==> flow/design.v <==
module add #(parameter width = 32 )
(
    input [width-1:0]a,
    input [width-1:0]b,
    output [width-1:0]c
);
    assign c=a+b;
endmodule
module mux2#(parameter width = 32)
(
    input [width-1:0]a,b,
    input sel,
    output [width-1:0]c
);
assign c = sel==0? a:b;
endmodule
module mux3#(parameter width = 32)
(
    input [width-1:0]a,b,c,
    input [1:0]sel,
    output reg[width-1:0]d
);
always@(*)
begin
    if(sel==2'b00)d=a;
    else if(sel==2'b01)d=b;
    else if(sel==2'b10)d=c;
    else d=0;
end
endmodule
`timescale 1ns / 1ps
module mux4#(parameter width = 32)
(
    input [width-1:0]a,b,c,d,
    input [1:0]sel,
    output reg[width-1:0]e
);
always@(*)
begin
    if(sel==2'b00)e=a;
    else if(sel==2'b01)e=b;
    else if(sel==2'b10)e=c;
    else e=d;
end
endmodule
`timescale 1ns / 1ps
module alu#(parameter WIDTH=32)
(
input [WIDTH-1:0]a,b,
input sel,
output wire[WIDTH-1:0]c,
output zero,
output less
    );
assign c= sel==0? a+b:a-b;
assign zero= c==0? 1:0;  
assign less= c[31]==1? 1:0;
endmodule
`timescale 1ns / 1ps
module Imm
#(parameter 
ADDI=7'b0010011,
ADD=7'b0110011,
SUB=7'b0110011,
AUIPC=7'b0010111,
JAL=7'b1101111,
JALR=7'b1100111,
BEQ=7'b1100011,
BLT=7'b1100011,
LW=7'b0000011,
SW=7'b0100011)
(
input[31:0]in,
output reg[31:0]data
    );
always@(*)
begin
    case(in[6:0])
    ADDI:begin if(~in[31])data={20'b0,in[31:20]};else data={20'b1111_1111_1111_1111_1111,in[31:20]};end
    AUIPC:data={in[31:12],12'b0};
    JAL:begin if(~in[31])data={11'b0,in[31],in[19:12],in[20],in[30:21],1'b0};else data={11'b1111_1111_111,in[31],in[19:12],in[20],in[30:21],1'b0};end
    JALR:begin if(~in[31])data={20'b0,in[31:20]};else data={20'b1111_1111_1111_1111_1111,in[31:20]};end
    BEQ:begin if(~in[31])data={19'b0,in[31],in[7],in[30:25],in[11:8],1'b0};else data={19'b1111_1111_1111_1111_111,in[31],in[7],in[30:25],in[11:8],1'b0};end 
    LW:begin if(~in[31])data={20'b0,in[31:20]};else data={20'b1111_1111_1111_1111_1111,in[31:20]};end
    SW:begin if(~in[31])data={20'b0,in[31:25],in[11:7]};else data={20'b1111_1111_1111_1111_1111,in[31:25],in[11:7]};end
    default:data=32'b0;
    endcase
end
endmodule
`timescale 1ns / 1ps
module control
#(parameter 
ADDI=7'b0010011,
ADD=7'b0110011,
JAL=7'b1101111,
BEQ=7'b1100011,
LW=7'b0000011,
SW=7'b0100011,
JALR=7'b1100111,
AUIPC=7'b0010111
)
(
input hit,
input [31:0]in,
output[31:0]ctrl
    );
reg MemWrite, MemRead, RegWrite;
reg ALUop;  
reg [1:0] RegSrc; 
reg ALUSrc; 
reg jal,beq,blt,jalr,ALUSrc0;
wire [6:0] opcode;
wire [2:0] funct3;
wire [6:0] funct7;
assign opcode=in[6:0];
assign funct3=in[14:12];
assign funct7=in[31:25];
always@(*)
begin
    case(in[6:0])
    ADDI:begin 
    MemWrite <= 0;
    MemRead <= 0; 
    RegWrite <= 1; 
    RegSrc <= 2;
    ALUSrc0 <= 0;
    ALUSrc <= 1;
    ALUop <= 0;
    jal <= 0;
    beq <= 0;
    blt <= 0;
    jalr <= 0;
    end
    ADD:begin 
    MemWrite <= 0;
    MemRead <= 0; 
    RegWrite <= 1; 
    RegSrc <= 2; 
    ALUSrc0 <= 0;
    ALUSrc <= 0;
    ALUop <= funct7==0? 0:1;
    jal <= 0;
    beq <= 0;
    blt <= 0;
    jalr <= 0;
    end
    JAL:begin
    MemWrite <= 0;
    MemRead <= 0;
    RegWrite <= 1;
    RegSrc <= 0; 
    ALUSrc0 <= 0;
    ALUSrc <= 1;
    ALUop <= 0;
    jal <= 1;
    beq <= 0;
    blt <= 0;
    jalr <= 0;
    end
    JALR:begin
    MemWrite <= 0;
    MemRead <= 0;
    RegWrite <= 1;
    RegSrc <= 0; 
    ALUSrc0 <= 0;
    ALUSrc <= 1;
    ALUop <= 0;
    jal <= 0;
    beq <= 0;
    blt <= 0;
    jalr <= 1;
    end
    BEQ:begin
    MemWrite <= 0;
    MemRead <= 0;
    RegWrite <= 0;
    RegSrc <= 0; 
    ALUSrc0 <= 0;
    ALUSrc <= 0;
    ALUop <= 1;
    jal <= 0;
    beq <= funct3==0? 1:0;
    blt <= funct3==0? 0:1;
    jalr <= 0;
    end
    LW:begin
    MemWrite <= 0;
    MemRead <= 1;
    RegWrite <= 1;
    RegSrc <= 1; 
    ALUSrc0 <= 0;
    ALUSrc <= 1;
    ALUop <= 0;
    jal <= 0;
    beq <= 0;
    blt <= 0;
    jalr <= 0;
    end
    SW:begin
    MemWrite <= 1;
    MemRead <= 0;
    RegWrite <= 0;
    RegSrc <= 0; 
    ALUSrc0 <= 0;
    ALUSrc <= 1;
    ALUop <= 0;
    jal <= 0;
    beq <= 0;
    blt <= 0;
    jalr <= 0;
    end
    AUIPC:begin
    MemWrite <= 0;
    MemRead <= 0; 
    RegWrite <= 1; 
    RegSrc <= 2;
    ALUSrc0 <= 1;
    ALUSrc <= 1;
    ALUop <= 0;
    jal <= 0;
    beq <= 0;
    blt <= 0;
    jalr <= 0;
    end
    default:begin 
    MemWrite <= 0;
    MemRead <= 0;
    RegWrite <= 0;
    RegSrc <= 0; 
    ALUSrc0 <= 0;
    ALUSrc <= 0;
    ALUop <= 0;
    jal <= 0;
    beq <= 0;
    blt <= 0;
    jalr <= 0;
    end
    endcase
end
assign ctrl={hit,3'b0,4'b0,4'b0,1'b0,RegWrite,RegSrc,2'b0,MemRead,MemWrite,blt,jalr,jal,beq,2'b0,ALUSrc0,ALUSrc,3'b0,ALUop};
endmodule
module register
#(parameter WIDTH=32)
(
input clk,we,
input [4:0]wa,ra0,ra1,ra2,
input [WIDTH-1:0]wd,
output [WIDTH-1:0]rd0,rd1,rd2
    );
reg [WIDTH-1:0] regfile[0:31];
assign rd0 = (ra0 == 0) ? 0 : ((we == 1) && (wa == ra0)) ? wd : regfile[ra0];
assign rd1 = (ra1 == 0) ? 0 : ((we == 1) && (wa == ra1)) ? wd : regfile[ra1];
assign rd2 = (ra2 == 0) ? 0 : ((we == 1) && (wa == ra2)) ? wd : regfile[ra2];
always@(posedge  clk) 
begin
    if(we && wa != 0) regfile[wa] <= wd;
end
endmodule
`timescale 1ns / 1ps
module SegmentRegister(
input[223:0]in,
input clk,rst,wr,arst,
output[31:0]ctrl,pc,pc4,a,b,ir,imm
    );
reg[223:0]out;
always@(posedge clk, posedge arst)
begin
    if(arst)out<=0;
    else if(rst)out<=0;
    else if(!wr)out<=in;
    else out<=out;
end
assign imm=out[31:0];
assign ir=out[63:32];
assign b=out[95:64];
assign a=out[127:96];
assign pc4=out[159:128];
assign pc=out[191:160];
assign ctrl=out[223:192];
endmodule
`timescale 1ns / 1ps
module PCregister(
input[31:0]a,
input clk,rst,wr,
output [31:0]b
    );
reg[31:0]PC;
always@(posedge clk,posedge rst)
begin
    if(rst)PC<=32'b0000_0000_0000_0000_0011_0000_0000_0000;
    else if(!wr)PC<=a;
end
assign b=PC;
endmodule
`timescale 1ns / 1ps
module Forwarding_Unit(
    input EX_MEM_RegWrite,
    input MEM_WB_RegWrite,
    input [4:0] ID_EX_RegRs1,
    input [4:0] ID_EX_RegRs2,
    input [4:0] EX_MEM_RegRd,
    input [4:0] MEM_WB_RegRd,
    output [1:0]ForwardA,
    output [1:0]ForwardB
    );
reg [1:0]Reg_ForwardA;
reg [1:0]Reg_ForwardB;
always@(*)
begin
    if(EX_MEM_RegWrite && (EX_MEM_RegRd != 0)
      && (EX_MEM_RegRd == ID_EX_RegRs1) )
       Reg_ForwardA <= 1;
    else if(MEM_WB_RegWrite && (MEM_WB_RegRd != 0)
      && (MEM_WB_RegRd == ID_EX_RegRs1)&&~(EX_MEM_RegWrite && (EX_MEM_RegRd!=0)&&(EX_MEM_RegRd==ID_EX_RegRs1)) )
       Reg_ForwardA <= 2;
    else 
       Reg_ForwardA <= 0;
end
always@(*)
begin
     if(EX_MEM_RegWrite && (EX_MEM_RegRd != 0)
      && (EX_MEM_RegRd == ID_EX_RegRs2) )
       Reg_ForwardB <= 1;
     else if(MEM_WB_RegWrite && (MEM_WB_RegRd != 0)
      && (MEM_WB_RegRd == ID_EX_RegRs2)&&~(EX_MEM_RegWrite && (EX_MEM_RegRd!=0)&&(EX_MEM_RegRd==ID_EX_RegRs2)) )
       Reg_ForwardB <= 2;
     else 
       Reg_ForwardB <= 0;
end
assign ForwardA = Reg_ForwardA;
assign ForwardB = Reg_ForwardB;
endmodule
`timescale 1ns / 1ps
module Hazard_Detection_Unit(
    input [4:0] IF_ID_RegRs1,
    input [4:0] IF_ID_RegRs2,
    input [4:0] ID_EX_RegRd,
    input ID_EX_MemRead,
    output reg stop,rst
    );
    always@(*)
    begin
    if(ID_EX_MemRead&&((IF_ID_RegRs1!=0&&IF_ID_RegRs1==ID_EX_RegRd)||(IF_ID_RegRs2!=0&&IF_ID_RegRs2==ID_EX_RegRd)))
    begin
    stop=1'b1;
    rst=1'b1;
    end
    else
    begin
    stop=1'b0;
    rst=1'b0;
    end
    end
endmodule
`timescale 1ns / 1ps
module BHT(
input clk,
input rst,
input [31:0] pc,
input [31:0] brpc_update,
input [31:0] prepc_update,
input is_br_jal,
input really,
output reg [31:0] pcout,
output hit);
reg [1:0] ptr;
reg [31:0] brpc[0:3];
reg [31:0] prepc[0:3];
reg [1:0] state[0:3];
integer i;
assign hit=((pc==brpc[0])&state[0][1])|((pc==brpc[1])&state[1][1])|((pc==brpc[2])&state[2][1])|((pc==brpc[3])&state[3][1]);
always@(*)
begin
   if((pc==brpc[0]) && state[0][1])
      pcout=prepc[0];
   else if((pc==brpc[1]) && state[1][1])
      pcout=prepc[1];
   else if((pc==brpc[2]) && state[2][1])
      pcout=prepc[2];
   else if((pc==brpc[3]) && state[3][1])
      pcout=prepc[3];
   else
      pcout=pc;
end
always@(posedge clk or posedge rst)
begin
   if(rst)
   begin
      ptr<=0;
      for(i=0;i<4;i=i+1)
      begin
         brpc[i]<=0;
         prepc[i]<=0;
         state[i]<=0;
      end
   end
   else if(is_br_jal)
   begin
      if(really)
      begin
         if(brpc_update==brpc[0])
         begin
            case(state[0])
            2'b00:state[0]<=2'b01;
            2'b01:state[0]<=2'b11;
            2'b10:state[0]<=2'b11;
            2'b11:state[0]<=2'b11;
            endcase
         end
         else if(brpc_update==brpc[1])
         begin
            case(state[1])
            2'b00:state[1]<=2'b01;
            2'b01:state[1]<=2'b11;
            2'b10:state[1]<=2'b11;
            2'b11:state[1]<=2'b11;
            endcase
         end
         else if(brpc_update==brpc[2])
         begin
            case(state[2])
            2'b00:state[2]<=2'b01;
            2'b01:state[2]<=2'b11;
            2'b10:state[2]<=2'b11;
            2'b11:state[2]<=2'b11;
            endcase
         end
         else if(brpc_update==brpc[3])
         begin
            case(state[3])
            2'b00:state[3]<=2'b01;
            2'b01:state[3]<=2'b11;
            2'b10:state[3]<=2'b11;
            2'b11:state[3]<=2'b11;
            endcase
         end
         else
         begin
            brpc[ptr]<=brpc_update;
            prepc[ptr]<=prepc_update;
            state[ptr]<=2'b01;
            ptr<=ptr+2'b1;
         end
      end
      else
      begin
         if(brpc_update==brpc[0])
         begin
            case(state[0])
            2'b00:state[0]<=2'b00;
            2'b01:state[0]<=2'b00;
            2'b10:state[0]<=2'b00;
            2'b11:state[0]<=2'b10;
            endcase
         end
         else if(brpc_update==brpc[1])
         begin
            case(state[1])
            2'b00:state[1]<=2'b00;
            2'b01:state[1]<=2'b00;
            2'b10:state[1]<=2'b00;
            2'b11:state[1]<=2'b10;
            endcase
         end
         else if(brpc_update==brpc[2])
         begin
            case(state[2])
            2'b00:state[2]<=2'b00;
            2'b01:state[2]<=2'b00;
            2'b10:state[2]<=2'b00;
            2'b11:state[2]<=2'b10;
            endcase
         end
         else if(brpc_update==brpc[3])
         begin
            case(state[3])
            2'b00:state[3]<=2'b00;
            2'b01:state[3]<=2'b00;
            2'b10:state[3]<=2'b00;
            2'b11:state[3]<=2'b10;
            endcase
         end
      end
   end
end
endmodule
`timescale 1ns / 1ps
module cache(
input clk,
input rst,
input [7:0]cpu_req_addr,
input cpu_req_rw,
input cpu_req_valid,
input [31:0]cpu_data_write,
output reg [31:0]cpu_data_read,
output reg cpu_ready,
output reg [7:0]mem_req_addr,
output reg mem_req_rw,
output reg mem_req_valid,
output reg [127:0]mem_data_write,
input [127:0]mem_data_read,
input mem_ready
);
parameter V = 133;
parameter D = 132;
parameter TagMSB = 131;
parameter TagLSB = 128;
parameter BlockMSB = 127;
parameter BlockLSB = 0 ;
parameter IDLE=0;
parameter CompareTag=1;
parameter Allocate=2;
parameter WriteBack=3;
parameter RST=4;
reg [133:0] cache_data[0:3];            
reg [2:0]state,next_state;
wire hit;
wire [1:0]cpu_req_index;
wire [3:0]cpu_req_tag;
wire [1:0]cpu_req_offset;
assign cpu_req_offset=cpu_req_addr[1:0];
assign cpu_req_index=cpu_req_addr[3:2];
assign cpu_req_tag=cpu_req_addr[7:4];
integer i;
always@(posedge clk,posedge rst)
if(rst)
begin
    state<=RST;
end
else
    state<=next_state;
always@(*)
case(state)
    RST:next_state=IDLE;
    IDLE:if(cpu_req_valid)
            next_state=CompareTag;
         else
            next_state=IDLE;
    CompareTag:if(hit)
                   next_state=IDLE;
               else if(cache_data[cpu_req_index][V:D]==2'b11)                
                   next_state=WriteBack;
               else 
                   next_state=Allocate;
    Allocate:if(mem_ready)
                   next_state=CompareTag;
             else
                   next_state=Allocate;
    WriteBack:if(mem_ready)
                   next_state=Allocate;
              else
                   next_state=WriteBack;
      default:next_state=IDLE;
endcase
assign hit = cache_data[cpu_req_index][V]&(cache_data[cpu_req_index][TagMSB:TagLSB]==cpu_req_tag)? 1:0;
always@(posedge clk,posedge rst)
if(rst)
begin
    cpu_ready<=1'b0;
    mem_req_valid<=1'b0;
end
else if(state==RST)
    ;
else if(state==IDLE)
    begin
    cpu_ready<=1'b0;
    mem_req_valid<=1'b0;
    end
else if(state==CompareTag)
    cpu_ready<=hit;
else if(state==Allocate)
    mem_req_valid<=~mem_ready;
else if(state==WriteBack)
    mem_req_valid<=~mem_ready;
else
begin
    cpu_ready<=1'b0;
    mem_req_valid<=1'b0;
end
always@(posedge clk)
if(state==RST)
    for(i=0;i<4;i=i+1)
        cache_data[i]<=0; 
else if(state==CompareTag)
    if(hit)
        if(cpu_req_rw==1'b0)               
        begin
            cpu_data_read<=cache_data[cpu_req_index][cpu_req_offset*32 +:32];
        end
        else                                
        begin
            cache_data[cpu_req_index][cpu_req_offset*32 +:32]=cpu_data_write;
            cache_data[cpu_req_index][D]=1'b1;
        end
    else
        ;
else if(state==Allocate)                  
    if(!mem_ready)
    begin
        mem_req_addr<={cpu_req_addr[7:2],2'b00};
        mem_req_rw<=1'b0;
    end
    else
    begin
        cache_data[cpu_req_index][BlockMSB:BlockLSB]<=mem_data_read;
        cache_data[cpu_req_index][V:D]<=2'b10;
        cache_data[cpu_req_index][TagMSB:TagLSB]<=cpu_req_tag;
    end
else if(state==WriteBack)                           
    if(!mem_ready)
    begin
        mem_req_addr<={cache_data[cpu_req_index][TagMSB:TagLSB],cpu_req_index,2'b00};
        mem_req_rw<=1'b1;
        mem_data_write<=cache_data[cpu_req_index][BlockMSB:BlockLSB];
    end
endmodule
`timescale 1ns / 1ps
module MMU
#(
parameter WriteMiss=0,
parameter WriteHit=1,
parameter ReadHit=2,
parameter ReadMiss=3,
parameter WriteDirtyMiss=4,
parameter ReadDirtyMiss=5
)
(
input [7:0]a,
input [31:0]d,
input clk,
input we,
output [31:0]spo,
input re,
output stop,
input rst,
output [7:0]mem_req_addr,
output mem_req_rw,
output mem_req_valid,
output [127:0]mem_data_write,
input [127:0]mem_data_read,
input mem_ready
    );
wire [31:0]cpu_data_read;
wire cpu_ready;
wire cpu_req_valid;
assign spo = cpu_data_read;
assign cpu_req_valid = (re|we)&~cpu_ready;
assign stop = ~cpu_ready&(re|we);
cache cache(.clk(clk),
.rst(rst),
.cpu_req_addr(a),
.cpu_req_rw(we),
.cpu_req_valid(cpu_req_valid),
.cpu_data_write(d),
.cpu_data_read(cpu_data_read),
.cpu_ready(cpu_ready),
.mem_req_addr(mem_req_addr),
.mem_req_rw(mem_req_rw),
.mem_req_valid(mem_req_valid),
.mem_data_write(mem_data_write),
.mem_data_read(mem_data_read),
.mem_ready(mem_ready));
endmodule
`timescale 1ns / 1ps
module  cpu_pl (
  input clk,
  input rst,
  output [7:0] imem_addr,
  input [31:0] imem_data,
  output [7:0] mem_req_addr,
  output mem_req_rw,
  output mem_req_valid,
  output [127:0] mem_data_write,
  input [127:0] mem_data_read,
  input mem_ready,
  output [7:0] io_addr,
  output [31:0] io_dout,
  output io_we,
  input [31:0] io_din
);
wire [31:0] pc, pcd, ir, pcin, pce, a, b, imm, ctrl, y, bm, ctrlm, yw, mdr, ctrlw;
wire [4:0] rd, rdm, rdw;
wire wait_stop; 
wire [31:0]hit_nouse0,nouse1,nouse2,nouse3,nouse4,nouse5,nouse6;
wire [31:0]ir0,pc4;
wire [31:0]pcsrc; 
reg [1:0]pcsel;
wire stop,rst_IF_ID;
wire[31:0]pc4d;
wire [31:0]brpc_update,prepc_update,pcout,pcin0,pc_error0,pc_error1,pc_jalr;
wire is_br_jal;
wire really,hit;
BHT BHT_jump(clk,rst,pc,brpc_update,prepc_update,is_br_jal,really,pcout,hit);
assign brpc_update = pce;
assign prepc_update = pcsrc;
assign is_br_jal = ctrl[8]|ctrl[9]|ctrl[11];
mux2 pcmux(pc4,pcout,hit,pcin0);
mux4 pcmux1(pcin0,pc_error0,pc_error1,pc_jalr,pcsel,pcin);
PCregister PC(pcin,clk,rst,stop|wait_stop,pc);
add pcadd(pc,32'b0100,pc4);
assign imem_addr = pc[9:2];
assign ir0 = imem_data;
SegmentRegister IF_ID({hit,31'b0,pc,pc4,32'b0,32'b0,ir0,32'b0},clk,rst_IF_ID,stop|wait_stop,rst,hit_nouse0,pcd,pc4d,nouse1,nouse2,ir,nouse3);
wire RegWrite,rst_ID_EX,rst_ID_EX0,rst_ID_EX1;
wire [31:0]wd,rd1,rd2,immd,ctrld,pc4e,ire;
wire [31:0]rs2_or_imm,alunum1,alunum2,aluresult,irm,irw,rs1_or_pc;
wire [31:0]rf_nouse;
register registerfile(clk,RegWrite,rdw,5'b0,ir[19:15],ir[24:20],wd,rf_nouse,rd1,rd2);
Imm Immnumber(ir,immd);
control Control(hit_nouse0[31],ir,ctrld);
SegmentRegister ID_EX(wait_stop ? {ctrl,pce,pc4e,alunum1,alunum2,ire,imm} : {ctrld,pcd,pc4d,rd1,rd2,ir,immd},
    clk,rst_ID_EX,1'b0,rst,ctrl,pce,pc4e,a,b,ire,imm);
assign rd=ire[11:7];
Hazard_Detection_Unit Hazard_Detection(ir[19:15],ir[24:20],ire[11:7],ctrl[13],stop,rst_ID_EX0);
wire [1:0]afwd,bfwd;
wire zero,less;
wire [31:0]pc4m;
wire jalr;
mux2 rd2_imm(alunum2,imm,ctrl[4],rs2_or_imm);
add addar(pce,imm,pcsrc);
mux3 fwda(a,y,wd,afwd,alunum1);
mux3 fwdb(b,y,wd,bfwd,alunum2);
mux2 rs1_pc(alunum1,pce,ctrl[5],rs1_or_pc);
Forwarding_Unit forwarding_unit(ctrlm[18],ctrlw[18],ire[19:15],ire[24:20],irm[11:7],irw[11:7],afwd,bfwd);
alu ALU(rs1_or_pc,rs2_or_imm,ctrl[0],aluresult,zero,less);
assign rst_ID_EX1 = ((really&~ctrl[31])|(~really&ctrl[31])|jalr);
assign rst_ID_EX = (rst_ID_EX0|rst_ID_EX1)&(~wait_stop);
assign rst_IF_ID = ((really&~ctrl[31])|(~really&ctrl[31])|jalr)&(~wait_stop);
assign jalr = ctrl[10];
assign pc_jalr = aluresult;
assign pc_error0 = pc4e;
assign pc_error1 = pcsrc;
always@(*)
begin
    if(jalr)
    pcsel<=2'b11;
    else if(~really&ctrl[31])
    pcsel<= 2'b01;
    else if(really&~ctrl[31])
    pcsel <= 2'b10;
    else
    pcsel <= 2'b00;
end
assign really = (zero&ctrl[8])|ctrl[9]|(ctrl[11]&less);
SegmentRegister EX_MEM({ctrl,32'b0,pc4e,aluresult,alunum2,ire,32'b0},clk,1'b0,wait_stop,rst,ctrlm,nouse4,pc4m,y,bm,irm,nouse5);
assign rdm=irm[11:7];
wire [31:0]lw_data,pc4w,bmw;
wire mem_write;
assign mem_write=ctrlm[12]&~y[10];
MMU Dmmu(.a(y[9:2]),.d(bm),.clk(clk),.we(mem_write),.spo(lw_data),.re(ctrlm[13]&~y[10]),.stop(wait_stop),.rst(rst),
    .mem_req_addr(mem_req_addr),.mem_req_rw(mem_req_rw),.mem_req_valid(mem_req_valid),
    .mem_data_write(mem_data_write),.mem_data_read(mem_data_read),.mem_ready(mem_ready));
SegmentRegister MEM_WB({ctrlm,bm,pc4m,lw_data,y,irm,32'b0},clk,wait_stop,1'b0,rst,ctrlw,bmw,pc4w,mdr,yw,irw,nouse6);
assign rdw=irw[11:7];
wire [31:0]wrdata;
mux2 mdr_or_io(mdr,io_din,yw[10],wrdata);
mux3 rfwd(pc4w,wrdata,yw,ctrlw[17:16],wd);
assign RegWrite=ctrlw[18];
assign io_addr=yw[7:0];
assign io_dout=bmw;
assign io_we=yw[10]&ctrlw[12];
endmodule
Reports on cpu_pl
The steps from the RTL of cpu_pl to its reports follow in flow order. Lines are those of the file above, counted from 1. Cell names lack the library's common part. Not given: n/a

Top: cpu_pl. Clock: clk. Library: sky130hd. Timing corner: tt_025C_1v80.

Word-level counts
Yosys after proc, flatten, opt, wreduce and memory -nomap, before mapping. Print and check cells are not counted. Equal cells are merged and count once. Memory sizes are those after Yosys's memory passes, which may raise the word count (mostly to a power of two), join words into wider ones and drop unused or constant bits.

Under register bits stands 1814. For memory bits (writable) the number is 1024. The figure for memories kept is 1. Under input port bits stands 195. Under word-level cells stands 463.

The entry for $add $sub $neg reads 6. The figure for equal/unequal tests is 76. For shift-type cells the number is 3. The figure for mux-type cells is 206. For bitwise operators the number is 53. The entry for reduce/logical cells reads 88.

Memory list: registerfile.regfile (words 32, width 32, read ports 2, wr ports 1, line 250) `reg [WIDTH-1:0] regfile[0:31];`.

Operators with widths (count): 2-to-1 mux 128 bit (16); 2-to-1 mux 134 bit (14); 2-to-1 mux 32 bit (30); 2-to-1 mux 224 bit (4); bitwise AND 134 bit (4); OR 134 bit (4); case mux 134 bit (select 4 bit) (1); 2-to-1 mux 132 bit (4); equality test 32 bit (8); 2-to-1 mux 211 bit (1); case mux 32 bit (select 5 bit) (1); variable part select 134 x 8 -> 32 bit (1); NOT 134 bit (1); variable shift 32 x 33 -> 134 bit (1); variable shift 32 x 33 -> 134 bit with constant A (1); 2-to-1 mux 2 bit (59); adder 32 bit (2); 2-to-1 mux 4 bit (16); AND reduction 6 bit (9); OR reduction 3 bit (14); equality test 5 bit (8); 2-to-1 mux 1 bit (40); case mux 2 bit (select 2 bit) (9); equality test 2 bit with constant B (17); negator 7 -> 33 bit (1); adder 32 x 3 -> 32 bit with constant B (1); subtractor 32 bit (1); logical NOT 32 bit (1).

Other operator kinds: 35; their cells: 163.

Depth
Longest topological path by Yosys (ltp), each cell counted once; first at word level (registers and memories cut), then after technology mapping (sequential cells cut; the memories' decode and read muxes count).

Under depth after elaboration stands 27. For ABC_AREA the number is 0. The figure for mapped depth is 42. Under mapped depth without buffers stands 35.

After synthesis
The flow's flattened synthesis, as Yosys stat reports it; memories are mapped. The netlist is that of the ABC_AREA named above (0 if unset); the other value can give another one.

Cells in the netlist: 9677. The entry for chip area (Yosys) reads 121980.7 um^2. The entry for flip-flop cells reads 2554. Buffer cells: 813.

Cells by type: edfxtp_1 (count 1191, total area 3.58E+04 um^2); dfrtp_1 (count 824, total area 2.06E+04 um^2); mux4_2 (count 806, total area 1.82E+04 um^2); dfxtp_1 (count 536, total area 1.07E+04 um^2); o21ai_0 (count 809, total area 4.05E+03 um^2); nand2_1 (count 1040, total area 3.9E+03 um^2); a21oi_1 (count 775, total area 3878.72 um^2); nor2_1 (count 633, total area 2.38E+03 um^2); clkbuf_1 (count 584, total area 2.19E+03 um^2); xnor2_1 (count 241, total area 2.11E+03 um^2); mux2_2 (count 187, total area 2105.77 um^2); mux2i_1 (count 194, total area 1.94E+03 um^2); a22o_1 (count 173, total area 1.52E+03 um^2); mux2_1 (count 118, total area 1.33E+03 um^2); xor2_1 (count 150, total area 1313.76 um^2); o2bb2ai_1 (count 128, total area 1.12E+03 um^2); ha_1 (count 74, total area 925.888 um^2); and2_1 (count 147, total area 919.632 um^2).

Other cell types: 81; their cells: 1067. By module: a second synthesis without flattening, with its own total; a netlist apart from the flattened one above.

The entry for cell total of the unflattened synthesis reads 12357. The entry for area (unflattened synthesis) reads 157473.5 um^2.

Rows give one instance, submodules left out.

By module: register (instances 1, cells 3405, area 56529.2 um^2); SegmentRegister (instances 4, cells 723, area 9108.7 um^2); cache (instances 1, cells 3010, area 31237.5 um^2); BHT (instances 1, cells 1246, area 16211.8 um^2); add (instances 2, cells 241, area 1744.2 um^2); cpu_pl (instances 1, cells 267, area 2914.0 um^2); alu (instances 1, cells 380, area 2603.7 um^2); mux3 (instances 3, cells 77, area 787.0 um^2); mux2 (instances 4, cells 36, area 544.3 um^2); PCregister (instances 1, cells 69, area 1351.3 um^2); mux4 (instances 1, cells 39, area 814.5 um^2); Imm (instances 1, cells 74, area 504.2 um^2); control (instances 1, cells 63, area 422.9 um^2); Forwarding_Unit (instances 1, cells 34, area 257.7 um^2).

Modules not listed: 2.

Worst setup path after synthesis
Path of least setup slack by OpenSTA after synthesis, without wires, with an ideal clock, recovery checks aside; 20% of the period is set as input and as output delay. Where synthesis merged equal registers, the netlist keeps one of their names.

Path kind: input -> register. Start: input mem_ready. End: register Dmmu.cache.mem_data_write[0]. For period the number is 9.5 ns. The figure for input delay is 1.900 ns. The figure for arrival is 14.096 ns. Setup slack: -5.526 ns. Path delay: 13.125 ns. Driving pins on the path: 2. The entry for path buffers reads 0. The entry for period reached after synthesis reads 15.026 ns.

"path delay" is the arrival time less input delay plus setup time. "driving pins on the path": output pins that drive a net of the path, with the launching flip-flop's if there is one; two outputs of one cell count as two. "period reached after synthesis" is the clock period less the worst setup slack; recovery checks do not enter. This is arithmetic on one report: input and output delays are still those of the set period (20% each). Between the ends stands the longest chain of elaborated cells between them, by number of cells; it is not shown to be the way that was timed. Of several equally long chains one is given. A line is the first line of the expression or statement that the cell stems from. Yosys adds cells for indexed reads and writes and turns some case tables into memories.

Path through: nand2b_1 nor4_1. The figure for length of the longest elaborated chain is 2. The figure for elaborated cells between the ends (all ways) is 2.

Ends and longest elaborated chain, after synthesis: from (decl) (line 675) `input mem_ready,`; NOT 1 bit; AND reduction 5 bit; to (assign) (line 614) `mem_data_write<=cache_data[cpu_req_index][BlockMSB:BlockLSB];`; to (decl) (line 500) `output reg [127:0]mem_data_write,`.

Worst path after layout
Path of least setup slack in the final report of record 2 (OpenROAD, finished layout, wires in). Where an end is a register, its clock arrival counts in the times.

Path kind: input -> register. Start: input io_din[0]. End: register PC.PC[10]. For period the number is 9.18 ns. The figure for input delay is 1.84 ns. The figure for arrival is 9.73 ns. Setup slack: 0.29 ns. Driving pins on the path: 36. The entry for path buffers reads 6.

Between the ends stands the longest chain of elaborated cells between them, by number of cells; it is not shown to be the way that was timed. Of several equally long chains one is given.

Path through: clkdlybuf4s50_1 mux2i_2 a211oi_1 a21oi_1 nor2_1 a21oi_1 nor3_1 or2_2 inv_1 ha_1 nand2_1 nor4b_1 buf_4 a21o_1 and2_1 xnor2_1 ha_1 nand2_1 a21oi_1 nand2b_1 buf_4 nor3_1 a2111oi_1 a2111o_1 nor4_4 buf_4 o2111a_1 a41oi_1 mux2_4 ha_1 or3_1 or2_4 buf_4 buf_4 o21ai_0 a22o_1. The figure for length of the longest elaborated chain is 22. The figure for elaborated cells between the ends (all ways) is 35.

Ends and longest elaborated chain, post-layout: from (decl) (line 679) `input [31:0] io_din`; 2-to-1 mux 32 bit (line 15) `assign c = sel==0? a:b;`; 2-to-1 mux 32 bit (line 26) `else if(sel==2'b01)d=b;`; 2-to-1 mux 32 bit (line 25) `if(sel==2'b00)d=a;`; 2-to-1 mux 32 bit (line 27) `else if(sel==2'b10)d=c;`; 2-to-1 mux 32 bit (line 26); 2-to-1 mux 32 bit (line 25); 2-to-1 mux 32 bit (line 15); [8 not listed]; 2-to-1 mux 2 bit (line 739) `else if(really&~ctrl[31])`; 2-to-1 mux 2 bit (line 737) `else if(~really&ctrl[31])`; 2-to-1 mux 2 bit (line 735) `if(jalr)`; equality test 2 bit (line 42) `else if(sel==2'b10)e=c;`; 2-to-1 mux 32 bit (line 42); 2-to-1 mux 32 bit (line 41) `else if(sel==2'b01)e=b;`; 2-to-1 mux 32 bit (line 40) `if(sel==2'b00)e=a;`; to (assign) (line 290) `if(rst)PC<=32'b0000_0000_0000_0000_0011_0000_0000_0000;`; to (assign) (line 291) `else if(!wr)PC<=a;`; to (decl) (line 287) `reg[31:0]PC;`.

Add stored flow runs of cpu_pl

5 stored runs of cpu_pl in the flow (synthesis by Yosys, layout by OpenROAD, sky130hd cells), in arbitrary order. Constraints: input delay and output delay 20% of the set period each, output load 0.01 pF. "worst path time" means the part of the period allowed to the worst setup path (the constraints hold back 20% at inputs and 20% at outputs) less its slack; where the path has registers, the arrival times of their clocks count too. "power" rests on the timing tool's default activity at the inputs, not on a simulated workload.

Record 1 has these settings: ABC_AREA 1; CELL_PAD_IN_SITES_DETAIL_PLACEMENT 2; CORE_UTILIZATION 36; GPL_ROUTABILITY_DRIVEN 0; GPL_TIMING_DRIVEN 1; PLACE_DENSITY 0.7; period_ns 9.56; CAP_MARGIN 20; CORE_MARGIN 2; SLEW_MARGIN 20. Outcome: incomplete, routing halted on GRT-0116.

Record 2 has these settings: CAP_MARGIN 40; CELL_PAD_IN_SITES_DETAIL_PLACEMENT 2; CELL_PAD_IN_SITES_GLOBAL_PLACEMENT 1; CORE_ASPECT_RATIO 0.95; CORE_UTILIZATION 40; HOLD_SLACK_MARGIN 0.15; period_ns 9.18; CORE_MARGIN 2; SLEW_MARGIN 20. The worst path time comes to 7.06 ns. Critical path type: input -> register. For the setup slack of the worst path the run shows 0.286 ns. For the area of the standard cells in the finished layout the run shows 144018.0 um^2. For the utilization after routing the run shows 47.5 %. The worst-case hold slack is 0.456 ns. For the power the run shows 43535 uW. The die size reads 309386.0 um^2. The measured area of the synthesized netlist is 121980.7 um^2.

Record 3 has these settings: CAP_MARGIN 25; CELL_PAD_IN_SITES_GLOBAL_PLACEMENT 0; CORE_UTILIZATION 22; CTS_CLUSTER_DIAMETER 326; CTS_CLUSTER_SIZE 58; GPL_TIMING_DRIVEN 1; MAX_ROUTING_LAYER met4; MIN_ROUTING_LAYER met1; SETUP_SLACK_MARGIN 2.39; period_ns 14.9; CORE_MARGIN 2; SLEW_MARGIN 20. The worst path time comes to 8.54 ns. Critical path type: input -> register. For the setup slack of the worst path the run shows 3.383 ns. For the area of the standard cells in the finished layout the run shows 135779.0 um^2. For the utilization after routing the run shows 24.6 %. The worst-case hold slack is 0.474 ns. For the power the run shows 20612 uW. The die size reads 560432.0 um^2. The measured area of the synthesized netlist is 121980.7 um^2.

Record 4 has these settings: ABC_AREA 0; CELL_PAD_IN_SITES_DETAIL_PLACEMENT 2; CORE_MARGIN 9; CORE_UTILIZATION 67; CTS_CLUSTER_SIZE 72; GPL_TIMING_DRIVEN 1; HOLD_SLACK_MARGIN -0.03; MAX_ROUTING_LAYER met5; MIN_ROUTING_LAYER met1; PLACE_DENSITY 0.87; SETUP_SLACK_MARGIN 1.89; period_ns 7.53; CAP_MARGIN 20; SLEW_MARGIN 20. Outcome: incomplete, placement halted on DPL-0033.

Record 5 has these settings: ABC_AREA 0; CAP_MARGIN 10; CELL_PAD_IN_SITES_DETAIL_PLACEMENT 2; CELL_PAD_IN_SITES_GLOBAL_PLACEMENT 1; CORE_ASPECT_RATIO 1.08; CORE_MARGIN 7; CORE_UTILIZATION 36; CTS_CLUSTER_SIZE 99; GPL_ROUTABILITY_DRIVEN 1; GPL_TIMING_DRIVEN 1; PLACE_DENSITY 0.7; SLEW_MARGIN 0; period_ns 9.56. The worst path time comes to 7.17 ns. Critical path type: input -> register. For the setup slack of the worst path the run shows 0.480 ns. For the area of the standard cells in the finished layout the run shows 142046.0 um^2. For the utilization after routing the run shows 42.2 %. The worst-case hold slack is 0.465 ns. For the power the run shows 41663 uW. The die size reads 355340.0 um^2. The measured area of the synthesized netlist is 121980.7 um^2.
